==> flow/design.v <==
module axi_s_to_fifos #(
    parameter integer FIFO_DEPTH = 32,
    parameter integer C_DATA_WIDTH = 32
)(
    input  logic                     clk,
    input  logic                     nrst,
    input  logic [31:0]  awaddr,
    input  logic [3:0]               awprot,
    input  logic                     awvalid,
    output logic                     awready,
    input  logic [C_DATA_WIDTH-1:0]  wdata,
    input  logic [C_DATA_WIDTH/8-1:0] wstrb,
    input  logic                     wvalid,
    output logic                     wready,
    output logic [1:0]               bresp,
    output logic                     bvalid,
    input  logic                     bready,
    input  logic [31:0]  araddr,
    input  logic [3:0]               arprot,
    input  logic                     arvalid,
    output logic                     arready,
    output logic [C_DATA_WIDTH-1:0]  rdata,
    output logic [1:0]               rresp,
    output logic                     rvalid,
    input  logic                     rready,
    input logic [C_DATA_WIDTH-1:0]  fifo_wdata,
    output logic                    fifo_full,
    output logic                    fifo_almost_full,
    input logic                     fifo_wena,
    output logic [C_DATA_WIDTH-1:0] fifo_rdata,
    output logic                    fifo_empty,
    output logic                    fifo_almost_empty,
    input logic                     fifo_rena
);
    localparam ADDR_STATUS  = 0;
    localparam ADDR_WRITE   = 1;
    localparam ADDR_READ    = 2;
    localparam BYTES        = C_DATA_WIDTH/8;
    localparam ADDR_LSB     = $clog2(BYTES); 
    logic [C_DATA_WIDTH-1:0]    reg_write   [0:FIFO_DEPTH-1];
    logic [C_DATA_WIDTH-1:0]    reg_read    [0:FIFO_DEPTH-1];
    logic [31:0]                araddr_reg;
    logic [31:0]                awaddr_reg;
    logic [C_DATA_WIDTH-1:0]    wdata_reg;
    logic full2;
    logic almost_full2;
    logic empty2;
    logic almost_empty2;
    logic full1;
    logic almost_full1;
    logic empty1;
    logic almost_empty1;
    logic wrote_axi;
    logic rd_pop;
    logic push_fifo1;
    logic pop_fifo1;
    logic push_fifo2;
    logic pop_fifo2;
    localparam int INDEX_W = $clog2(FIFO_DEPTH);
    logic [INDEX_W-1:0] write_index_axi, read_index_axi;
    logic [INDEX_W-1:0] write_index_fifo, read_index_fifo;
    logic [INDEX_W:0]   size_fifo1, size_fifo2;
    typedef enum logic {
        IDLE_READ,
        READ_DATA
    } state_read;
    state_read state_r;
    always_ff @(posedge clk or negedge nrst) begin
        if (!nrst) begin
            arready             <= 0;
            araddr_reg          <= 0;
            rdata               <= 0;
            rresp               <= 0;
            rvalid              <= 0;
            state_r             <= IDLE_READ;
            read_index_axi      <= 0;
            rd_pop              <= 0;
        end else begin
            case (state_r)
                IDLE_READ: begin
                    arready     <= 1;
                    if (arvalid && arready) begin
                        araddr_reg  <= araddr;
                        state_r     <= READ_DATA;
                        arready <= 0;
                    end
                end
                READ_DATA: begin
                    if (!rvalid) begin
                        rvalid  <= 1;
                        rresp   <= 0;
                        rd_pop  <= (araddr_reg[31:ADDR_LSB] == ADDR_READ) && !empty1;
                        if (araddr_reg[31:ADDR_LSB] == ADDR_STATUS) begin
                            rdata   <= {28'b0,
                                        full2,
                                        almost_full2,
                                        empty1,
                                        almost_empty1};
                        end else if (araddr_reg[31:ADDR_LSB] == ADDR_READ && !empty1) begin
                            rdata   <= reg_read[read_index_axi];
                        end else begin
                            rdata   <= 0;
                        end
                    end else if (rready) begin
                        if (rd_pop) begin
                            read_index_axi <= read_index_axi + 1;
                            if (read_index_axi == FIFO_DEPTH - 1) begin
                                read_index_axi <= 0;
                            end
                        end
                        rvalid  <= 0;
                        state_r <= IDLE_READ;
                    end
                end
                default: begin
                    state_r <= IDLE_READ;
                end
            endcase
        end
    end
    always_ff @(posedge clk or negedge nrst) begin
        if (!nrst) begin
            for (int i = 0; i < FIFO_DEPTH; i++) begin
                reg_read[i]     <= '0;
            end
            write_index_fifo    <= 0;
        end else begin
            if (fifo_wena && !full1) begin
                reg_read[write_index_fifo] <= fifo_wdata;
                write_index_fifo <= write_index_fifo + 1;
                if (write_index_fifo == FIFO_DEPTH - 1) begin
                    write_index_fifo <= 0;
                end
            end
        end
    end
    always_comb begin
        push_fifo1 = (fifo_wena && !full1);
        pop_fifo1 = rd_pop && (state_r == READ_DATA) && (rready && rvalid);
    end
    always_ff @(posedge clk or negedge nrst) begin
        if (!nrst) begin
            size_fifo1 <= FIFO_DEPTH;
        end else begin
            size_fifo1 <= size_fifo1 + pop_fifo1 - push_fifo1;
        end
    end
    typedef enum logic [1:0] {
        IDLE_WRITE,
        HAVE_AW,
        HAVE_W,
        RESP
    } state_write;
    state_write state_w;
    always_ff @(posedge clk or negedge nrst) begin
        if (!nrst) begin
            awready         <= 0;
            wready          <= 0;
            bvalid          <= 0;
            bresp           <= 0;
            awaddr_reg      <= 0;
            wdata_reg       <= 0;
            wrote_axi       <= 0;
            write_index_axi <= 0;
            state_w         <= IDLE_WRITE;
            for (int i = 0; i < FIFO_DEPTH; i++) begin
                reg_write[i] <= '0;
            end
        end else begin
            case (state_w)
                IDLE_WRITE: begin
                    awready <= 1;
                    wready  <= 1;
                    wrote_axi   <= 0;
                    if ((wvalid && wready) && (awvalid && awready)) begin
                        wdata_reg   <= wdata;
                        awaddr_reg  <= awaddr;
                        wready      <= 0;
                        awready     <= 0;
                        state_w     <= RESP;
                    end else if (awvalid && awready) begin
                        awaddr_reg  <= awaddr;
                        awready     <= 0;
                        state_w     <= HAVE_AW;
                    end else if (wvalid && wready) begin
                        wdata_reg   <= wdata;
                        wready      <= 0;
                        state_w     <= HAVE_W;
                    end
                end
                HAVE_AW: begin
                    wready  <= 1;
                    if (wvalid && wready) begin
                        wdata_reg   <= wdata;
                        wready      <= 0;
                        state_w     <= RESP;
                    end
                end
                HAVE_W: begin
                    awready <= 1;
                    if (awvalid && awready) begin
                        awaddr_reg  <= awaddr;
                        awready     <= 0;
                        state_w     <= RESP;
                    end
                end
                RESP: begin
                    if (awaddr_reg[31:ADDR_LSB] == ADDR_WRITE && !wrote_axi && !full2) begin
                        reg_write[write_index_axi] <= wdata_reg;
                        write_index_axi <= write_index_axi + 1;
                        if (write_index_axi == FIFO_DEPTH - 1) begin
                            write_index_axi <= 0;
                        end
                        wrote_axi <= 1;
                    end
                    bvalid  <= 1;
                    bresp   <= 0;
                    if (bready && bvalid) begin
                        bvalid  <= 0;
                        state_w <= IDLE_WRITE;
                    end
                end
                default: begin
                    state_w <= IDLE_WRITE;
                end
            endcase
        end
    end
    always_ff @(posedge clk or negedge nrst) begin
        if (!nrst) begin
            read_index_fifo <= 0;
        end else begin
            if (fifo_rena && !empty2) begin
                read_index_fifo <= read_index_fifo + 1;
                if (read_index_fifo == FIFO_DEPTH - 1) begin
                    read_index_fifo <= 0;
                end
            end
        end
    end
    always_comb begin
        pop_fifo2 = (fifo_rena && !empty2);
        push_fifo2 = (awaddr_reg[31:ADDR_LSB] == ADDR_WRITE && !wrote_axi && !full2) && (state_w == RESP);
    end
    always_ff @(posedge clk or negedge nrst) begin
        if (!nrst) begin
            size_fifo2 <= FIFO_DEPTH;
        end else begin
            size_fifo2 <= size_fifo2 + pop_fifo2 - push_fifo2;
        end
    end
    always_comb fifo_rdata = reg_write[read_index_fifo];
    always_comb begin
        empty2        = size_fifo2 == FIFO_DEPTH;
        almost_empty2 = size_fifo2 == (FIFO_DEPTH - 1);
        full2         = size_fifo2 == 0;
        almost_full2  = size_fifo2 == 1;
        empty1         = size_fifo1 == FIFO_DEPTH;
        almost_empty1  = size_fifo1 == (FIFO_DEPTH - 1);
        full1          = size_fifo1 == 0;
        almost_full1   = size_fifo1 == 1;
        fifo_full           = full1;
        fifo_almost_full    = almost_full1;
        fifo_empty          = empty2;
        fifo_almost_empty   = almost_empty2;
    end
endmodule
Ticket comment

# Tool chain data of axi_s_to_fifos

Tool output for the design above before and after an edit, in the order of the flow.
Lines under "original" count in the file above, lines under "edited" in the edited file.
"difference": "edited" minus "original" as printed here. "rel. change": 100 x difference / "original".
The mark n/a stands for no value.

Top module: axi_s_to_fifos
Clock: clk
Library: sky130hd
Library corner: tt_025C_1v80

# Edit of the RTL

The edit as a unified diff against the file above.
This change comes from a script, not from a designer. The edited design behaves differently; no optimisation was intended.

```diff
@@ -20,5 +20,5 @@
     input  logic                     arvalid,
     output logic                     arready,
-    output logic [C_DATA_WIDTH-1:0]  rdata,
+    output logic [C_DATA_WIDTH-1:0]  rdata_ext,
     output logic [1:0]               rresp,
     output logic                     rvalid,
@@ -33,4 +33,6 @@
     input logic                     fifo_rena
 );
+    logic [C_DATA_WIDTH-1:0] rdata;
+    always_ff @(posedge clk) rdata_ext <= rdata;
     localparam ADDR_STATUS  = 0;
     localparam ADDR_WRITE   = 1;
```

# After elaboration

Yosys after proc, flatten, opt, wreduce and memory -nomap, before mapping. Print and check cells are not counted. Equal cells are merged and count once.

Operators by class:

| what                       | original | edited | difference | rel. change (%) |
| add/subtract/negate cells  | 8        | 8      | 0          | 0.00 |
| equal/unequal tests        | 141      | 141    | 0          | 0.00 |
| muxes and demuxes          | 37       | 37     | 0          | 0.00 |
| bitwise gates (word level) | 2        | 2      | 0          | 0.00 |
| reduce/logical cells       | 102      | 102    | 0          | 0.00 |

Operators by type and width:

| kind                                                                   | original | edited | difference | rel. change (%) |
| 5-bit equality test (second input constant)                            | 64       | 64     | 0          | 0.00 |
| 2-bit AND reduction                                                    | 37       | 37     | 0          | 0.00 |
| 5-bit by 4-bit equality test with 1-bit output (second input constant) | 32       | 32     | 0          | 0.00 |
| 3-bit AND reduction                                                    | 32       | 32     | 0          | 0.00 |
| 5-bit by 3-bit equality test with 1-bit output (second input constant) | 16       | 16     | 0          | 0.00 |
| 1-bit logical AND                                                      | 14       | 14     | 0          | 0.00 |
| 1-bit 2-to-1 mux                                                       | 11       | 11     | 0          | 0.00 |
| 5-bit by 2-bit equality test with 1-bit output (second input constant) | 8        | 8      | 0          | 0.00 |
| 32-bit 2-to-1 mux                                                      | 7        | 7      | 0          | 0.00 |
| 2-bit 2-to-1 mux                                                       | 6        | 6      | 0          | 0.00 |
| 1-bit zero test                                                        | 5        | 5      | 0          | 0.00 |
| 5-bit by 1-bit adder with 5-bit output (second input constant)         | 4        | 4      | 0          | 0.00 |
| 5-bit by 1-bit equality test with 1-bit output (second input constant) | 4        | 4      | 0          | 0.00 |
| 5-bit zero test                                                        | 4        | 4      | 0          | 0.00 |
| 5-bit 2-to-1 mux                                                       | 4        | 4      | 0          | 0.00 |
| 2-bit != test (second input constant)                                  | 4        | 4      | 0          | 0.00 |
| 1-bit case mux with 2-bit select                                       | 4        | 4      | 0          | 0.00 |
| 2-bit nonzero test                                                     | 3        | 3      | 0          | 0.00 |
| 6-bit by 1-bit adder with 6-bit output                                 | 2        | 2      | 0          | 0.00 |
| 2-bit equality test (second input constant)                            | 2        | 2      | 0          | 0.00 |
| 6-bit by 1-bit equality test with 1-bit output (second input constant) | 2        | 2      | 0          | 0.00 |
| 6-bit by 5-bit equality test with 1-bit output (second input constant) | 2        | 2      | 0          | 0.00 |
| 6-bit equality test (second input constant)                            | 2        | 2      | 0          | 0.00 |
| 6-bit zero test                                                        | 2        | 2      | 0          | 0.00 |
| 1-bit inverter                                                         | 2        | 2      | 0          | 0.00 |
| 32-bit case mux with 2-bit select                                      | 2        | 2      | 0          | 0.00 |
| 32-bit case mux with 32-bit select                                     | 2        | 2      | 0          | 0.00 |
| 6-bit by 1-bit subtractor with 6-bit output                            | 2        | 2      | 0          | 0.00 |

Not every row of either side is listed.

Bit counts:

| what                            | original | edited | difference | rel. change (%) |
| register bits after elaboration | 2,218    | 2,250  | +32        | +1.44 |
| output and inout bits           | 77       | 77     | 0          | 0.00 |
| elaborated cells                | 373      | 374    | +1         | +0.27 |

# Logic depth

Yosys ltp: most cells in a row. Word level: on the elaborated netlist, between registers, memories and ports. Mapped: between sequential cells and ports; inverters and the memories' decode and read muxes count.

Depth:

| what                    | original | edited | difference | rel. change (%) |
| depth after elaboration | 5        | 5      | 0          | 0.00 |
| ABC_AREA                | 0        | 0      | n/a        | n/a |
| mapped depth            | 16       | 17     | +1         | +6.25 |

# Mapped cells and area

Source: synth_stat.txt of the flow (Yosys; design flattened, memories mapped). It holds for the ABC_AREA given above (unset counts as 0); a run with the other value may have another netlist.

Synthesis totals:

| what                              | original | edited   | difference | rel. change (%) |
| cells in the netlist              | 7,317    | 7,319    | +2         | +0.03 |
| mapped area (um2)                 | 98,817.3 | 99,274.0 | +456.7     | +0.46 |
| sequential part of the area (um2) | 55,456.9 | 56,097.6 | +640.7     | +1.16 |
| flip-flop cells                   | 2,216    | 2,248    | +32        | +1.44 |
| buffers                           | 683      | 674      | -9         | -1.32 |

Cell types:

| cell                       | original | edited | difference | rel. change (%) |
| sky130_fd_sc_hd__clkbuf_1  | 416      | 491    | +75        | +18.03 |
| sky130_fd_sc_hd__buf_1     | 110      | 59     | -51        | -46.36 |
| sky130_fd_sc_hd__mux2_2    | 2,200    | 2,163  | -37        | -1.68 |
| sky130_fd_sc_hd__mux2i_1   | 198      | 232    | +34        | +17.17 |
| sky130_fd_sc_hd__dfxtp_1   | 0        | 32     | +32        | n/a |
| sky130_fd_sc_hd__buf_2     | 144      | 114    | -30        | -20.83 |
| sky130_fd_sc_hd__mux2_1    | 7        | 25     | +18        | +257.14 |
| sky130_fd_sc_hd__a22oi_1   | 372      | 358    | -14        | -3.76 |
| sky130_fd_sc_hd__nor2_1    | 147      | 159    | +12        | +8.16 |
| sky130_fd_sc_hd__a21oi_1   | 76       | 64     | -12        | -15.79 |
| sky130_fd_sc_hd__nor3_1    | 51       | 39     | -12        | -23.53 |
| sky130_fd_sc_hd__nand3_1   | 73       | 82     | +9         | +12.33 |
| sky130_fd_sc_hd__a32oi_1   | 34       | 25     | -9         | -26.47 |
| sky130_fd_sc_hd__nand2_1   | 200      | 193    | -7         | -3.50 |
| sky130_fd_sc_hd__inv_1     | 51       | 44     | -7         | -13.73 |
| sky130_fd_sc_hd__nand2b_1  | 20       | 27     | +7         | +35.00 |
| sky130_fd_sc_hd__o2bb2ai_1 | 10       | 17     | +7         | +70.00 |
| sky130_fd_sc_hd__a2111oi_0 | 25       | 31     | +6         | +24.00 |

Not every row of either side is listed.

# Timing after synthesis

OpenSTA on the mapped netlist: ideal clock, no wires. The path of least setup slack (recovery checks aside). Input and output delay are each 20% of the period. Register names are those of the netlist, which keeps one name where synthesis merged equal registers.

Path post-synthesis:

| what                          | original               | edited                 | difference | rel. change (%) |
| path type                     | register to output     | register to output     | n/a        | n/a |
| from                          | reg read_index_fifo[2] | reg read_index_fifo[2] | n/a        | n/a |
| to                            | out fifo_rdata[13]     | out fifo_rdata[23]     | n/a        | n/a |
| clock period (ps)             | 8,000                  | 8,000                  | 0          | 0.00 |
| external output delay (ps)    | 1,600                  | 1,600                  | 0          | 0.00 |
| arrival time (ps)             | 2,383                  | 2,396                  | +13        | +0.55 |
| required time (ps)            | 6,400                  | 6,400                  | 0          | 0.00 |
| setup slack (ps)              | 4,017                  | 4,004                  | -13        | n/a |
| delay of the path (ps)        | 2,383                  | 2,396                  | +13        | +0.55 |
| stages                        | 11                     | 12                     | +1         | +9.09 |
| path buffers                  | 3                      | 4                      | +1         | +33.33 |
| synthesis period reached (ps) | 3,983                  | 3,996                  | +13        | +0.33 |

"delay of the path" = arrival - input delay + setup time.
At an output port there is no setup time.
"stages": output pins that drive a net of the path, with the launching flip-flop's if there is one; two outputs of one cell count as two.
"synthesis period reached" is the clock period less the worst setup slack; recovery checks do not enter. This is arithmetic on one report: input and output delays are still those of the set period (20% each).
The rows between start and end are the longest chain of elaborated cells between them; the timing report does not say that the signal goes this way. Where chains are equally long, one stands for them.
Each line given opens the expression or statement behind the cell; cells for indexed reads and writes are added by Yosys, which also makes memories of some case tables.
At most two assigning lines are given for a register; there are more.

Between the ends, post-synthesis, original:
Cell sequence: sky130_fd_sc_hd__dfrtp_1 sky130_fd_sc_hd__buf_2 sky130_fd_sc_hd__buf_2 sky130_fd_sc_hd__nand2_1 sky130_fd_sc_hd__nor2_1 sky130_fd_sc_hd__ha_1 sky130_fd_sc_hd__clkbuf_1 sky130_fd_sc_hd__a222oi_1 sky130_fd_sc_hd__nand2_1 sky130_fd_sc_hd__or4_1 sky130_fd_sc_hd__o32a_1
Length of the longest elaborated chain: 2
Elaborated cells between the ends (all ways): 33
Those cells by class: 31 x eq/ne; 1 x mux; 1 x reduce/logical

Ends and longest elaborated chain, post-synthesis, original:

| what                               | RTL line | text |
| start: declaration                 | 61       | `logic [INDEX_W-1:0] write_index_fifo, read_index_fifo;` |
| start: assignment                  | 231      | `read_index_fifo <= 0;` |
| start: assignment                  | 234      | `read_index_fifo <= read_index_fifo + 1;` |
| 5-bit equality test                | 252      | `always_comb fifo_rdata = reg_write[read_index_fifo];` |
| 32-bit case mux with 32-bit select | 252      |  |
| end: declaration                   | 30       | `output logic [C_DATA_WIDTH-1:0] fifo_rdata,` |

Between the ends, post-synthesis, edited:
Cell sequence: sky130_fd_sc_hd__dfrtp_1 sky130_fd_sc_hd__buf_2 sky130_fd_sc_hd__buf_2 sky130_fd_sc_hd__nand2_1 sky130_fd_sc_hd__nor2_1 sky130_fd_sc_hd__ha_1 sky130_fd_sc_hd__clkbuf_1 sky130_fd_sc_hd__clkbuf_1 sky130_fd_sc_hd__a222oi_1 sky130_fd_sc_hd__o2111ai_1 sky130_fd_sc_hd__a2111oi_0 sky130_fd_sc_hd__a21oi_1
Length of the longest elaborated chain: 2
Elaborated cells between the ends (all ways): 33
Those cells by class: 31 x eq/ne; 1 x mux; 1 x reduce/logical

Ends and longest elaborated chain, post-synthesis, edited:

| what                               | RTL line | text |
| start: declaration                 | 63       | `logic [INDEX_W-1:0] write_index_fifo, read_index_fifo;` |
| start: assignment                  | 233      | `read_index_fifo <= 0;` |
| start: assignment                  | 236      | `read_index_fifo <= read_index_fifo + 1;` |
| 5-bit equality test                | 254      | `always_comb fifo_rdata = reg_write[read_index_fifo];` |
| 32-bit case mux with 32-bit select | 254      |  |
| end: declaration                   | 30       | `output logic [C_DATA_WIDTH-1:0] fifo_rdata,` |

# Path in the finished layout

Path of least setup slack in the final report of the runs of pair A (OpenROAD, finished layout, wires in). Where an end is a register, its clock arrival counts in the times.
The report prints the path's times to 10 ps; the period is as set.

Path post-layout:

| what                       | original               | edited                 | difference | rel. change (%) |
| path type                  | register to output     | register to output     | n/a        | n/a |
| from                       | reg read_index_fifo[4] | reg read_index_fifo[4] | n/a        | n/a |
| to                         | out fifo_rdata[11]     | out fifo_rdata[3]      | n/a        | n/a |
| clock period (ps)          | 7,260                  | 7,260                  | 0          | 0.00 |
| external output delay (ps) | 1,450                  | 1,450                  | 0          | 0.00 |
| arrival time (ps)          | 5,410                  | 5,550                  | +140       | +2.59 |
| required time (ps)         | 5,810                  | 5,810                  | 0          | 0.00 |
| setup slack (ps)           | 390                    | 250                    | -140       | n/a |
| stages                     | 9                      | 8                      | -1         | -11.11 |
| path buffers               | 3                      | 1                      | -2         | -66.67 |

The rows between start and end are the longest chain of elaborated cells between them; the timing report does not say that the signal goes this way. Where chains are equally long, one stands for them.
At most two assigning lines are given for a register; there are more.

Between the ends, post-layout, original:
Cell sequence: sky130_fd_sc_hd__dfrtp_4 sky130_fd_sc_hd__buf_4 sky130_fd_sc_hd__ha_2 sky130_fd_sc_hd__buf_4 sky130_fd_sc_hd__a222oi_1 sky130_fd_sc_hd__o21ai_0 sky130_fd_sc_hd__a211oi_1 sky130_fd_sc_hd__a41oi_1 sky130_fd_sc_hd__clkdlybuf4s50_1
Length of the longest elaborated chain: 2
Elaborated cells between the ends (all ways): 33
Those cells by class: 31 x eq/ne; 1 x mux; 1 x reduce/logical

Ends and longest elaborated chain, post-layout, original:

| what                               | RTL line | text |
| start: declaration                 | 61       | `logic [INDEX_W-1:0] write_index_fifo, read_index_fifo;` |
| start: assignment                  | 231      | `read_index_fifo <= 0;` |
| start: assignment                  | 234      | `read_index_fifo <= read_index_fifo + 1;` |
| 5-bit equality test                | 252      | `always_comb fifo_rdata = reg_write[read_index_fifo];` |
| 32-bit case mux with 32-bit select | 252      |  |
| end: declaration                   | 30       | `output logic [C_DATA_WIDTH-1:0] fifo_rdata,` |

Between the ends, post-layout, edited:
Cell sequence: sky130_fd_sc_hd__dfrtp_4 sky130_fd_sc_hd__nand2_1 sky130_fd_sc_hd__nor2_4 sky130_fd_sc_hd__a22oi_1 sky130_fd_sc_hd__nand4_1 sky130_fd_sc_hd__a2111oi_0 sky130_fd_sc_hd__a31oi_1 sky130_fd_sc_hd__clkdlybuf4s50_1
Length of the longest elaborated chain: 2
Elaborated cells between the ends (all ways): 33
Those cells by class: 31 x eq/ne; 1 x mux; 1 x reduce/logical

Ends and longest elaborated chain, post-layout, edited:

| what                               | RTL line | text |
| start: declaration                 | 63       | `logic [INDEX_W-1:0] write_index_fifo, read_index_fifo;` |
| start: assignment                  | 233      | `read_index_fifo <= 0;` |
| start: assignment                  | 236      | `read_index_fifo <= read_index_fifo + 1;` |
| 5-bit equality test                | 254      | `always_comb fifo_rdata = reg_write[read_index_fifo];` |
| 32-bit case mux with 32-bit select | 254      |  |
| end: declaration                   | 30       | `output logic [C_DATA_WIDTH-1:0] fifo_rdata,` |

# Layout results

Both versions went through the flow (Yosys, OpenROAD) with the same settings in each pair. Constraints: input delay and output delay 20% of the set period each, output load 0.01 pF.

Flow settings, pair A:
CORE_UTILIZATION: 40
period_ns: 7.26
CAP_MARGIN: 20
CORE_MARGIN: 2
SLEW_MARGIN: 20

Final reports, pair A:

| what                                | original  | edited    | difference | rel. change (%) |
| synthesis area (um2)                | 98,817.3  | 99,274.0  | +456.7     | +0.46 |
| area of the die (um2)               | 251,036.0 | 252,185.0 | +1,149.0   | +0.46 |
| std-cell area (final layout) (um2)  | 112,995.0 | 113,878.0 | +883.0     | +0.78 |
| post-layout utilization             | 0.46      | 0.462     | +0.002     | n/a |
| worst setup slack after layout (ps) | 394       | 254       | -140       | n/a |
| sum of negative setup slack (ps)    | 0         | 0         | 0          | n/a |
| power consumption (mW)              | 34.750    | 35.890    | +1.140     | +3.28 |

Flow settings, pair B:
ABC_AREA: 1
CELL_PAD_IN_SITES_GLOBAL_PLACEMENT: 3
CORE_ASPECT_RATIO: 0.69
CORE_UTILIZATION: 33
GPL_ROUTABILITY_DRIVEN: 0
GPL_TIMING_DRIVEN: 1
HOLD_SLACK_MARGIN: 0.08
MAX_ROUTING_LAYER: met5
PLACE_DENSITY_LB_ADDON: 0.18
SLEW_MARGIN: 20
period_ns: 6.84
CAP_MARGIN: 20
CORE_MARGIN: 2

Final reports, pair B:

| what                                | original  | edited    | difference | rel. change (%) |
| synthesis area (um2)                | 101,558.7 | 97,895.1  | -3,663.6   | -3.61 |
| area of the die (um2)               | 312,284.0 | 301,099.0 | -11,185.0  | -3.58 |
| std-cell area (final layout) (um2)  | 115,826.0 | 111,663.0 | -4,163.0   | -3.59 |
| post-layout utilization             | 0.378     | 0.378     | 0.000      | n/a |
| worst setup slack after layout (ps) | 213       | 542       | +329       | n/a |
| sum of negative setup slack (ps)    | 0         | 0         | 0          | n/a |
| power consumption (mW)              | 41.925    | 38.003    | -3.922     | -9.35 |

By "power consumption" is meant OpenSTA's value without simulated activity: inputs other than the clock are taken to toggle once in ten clock periods, and the tool carries that through the logic.
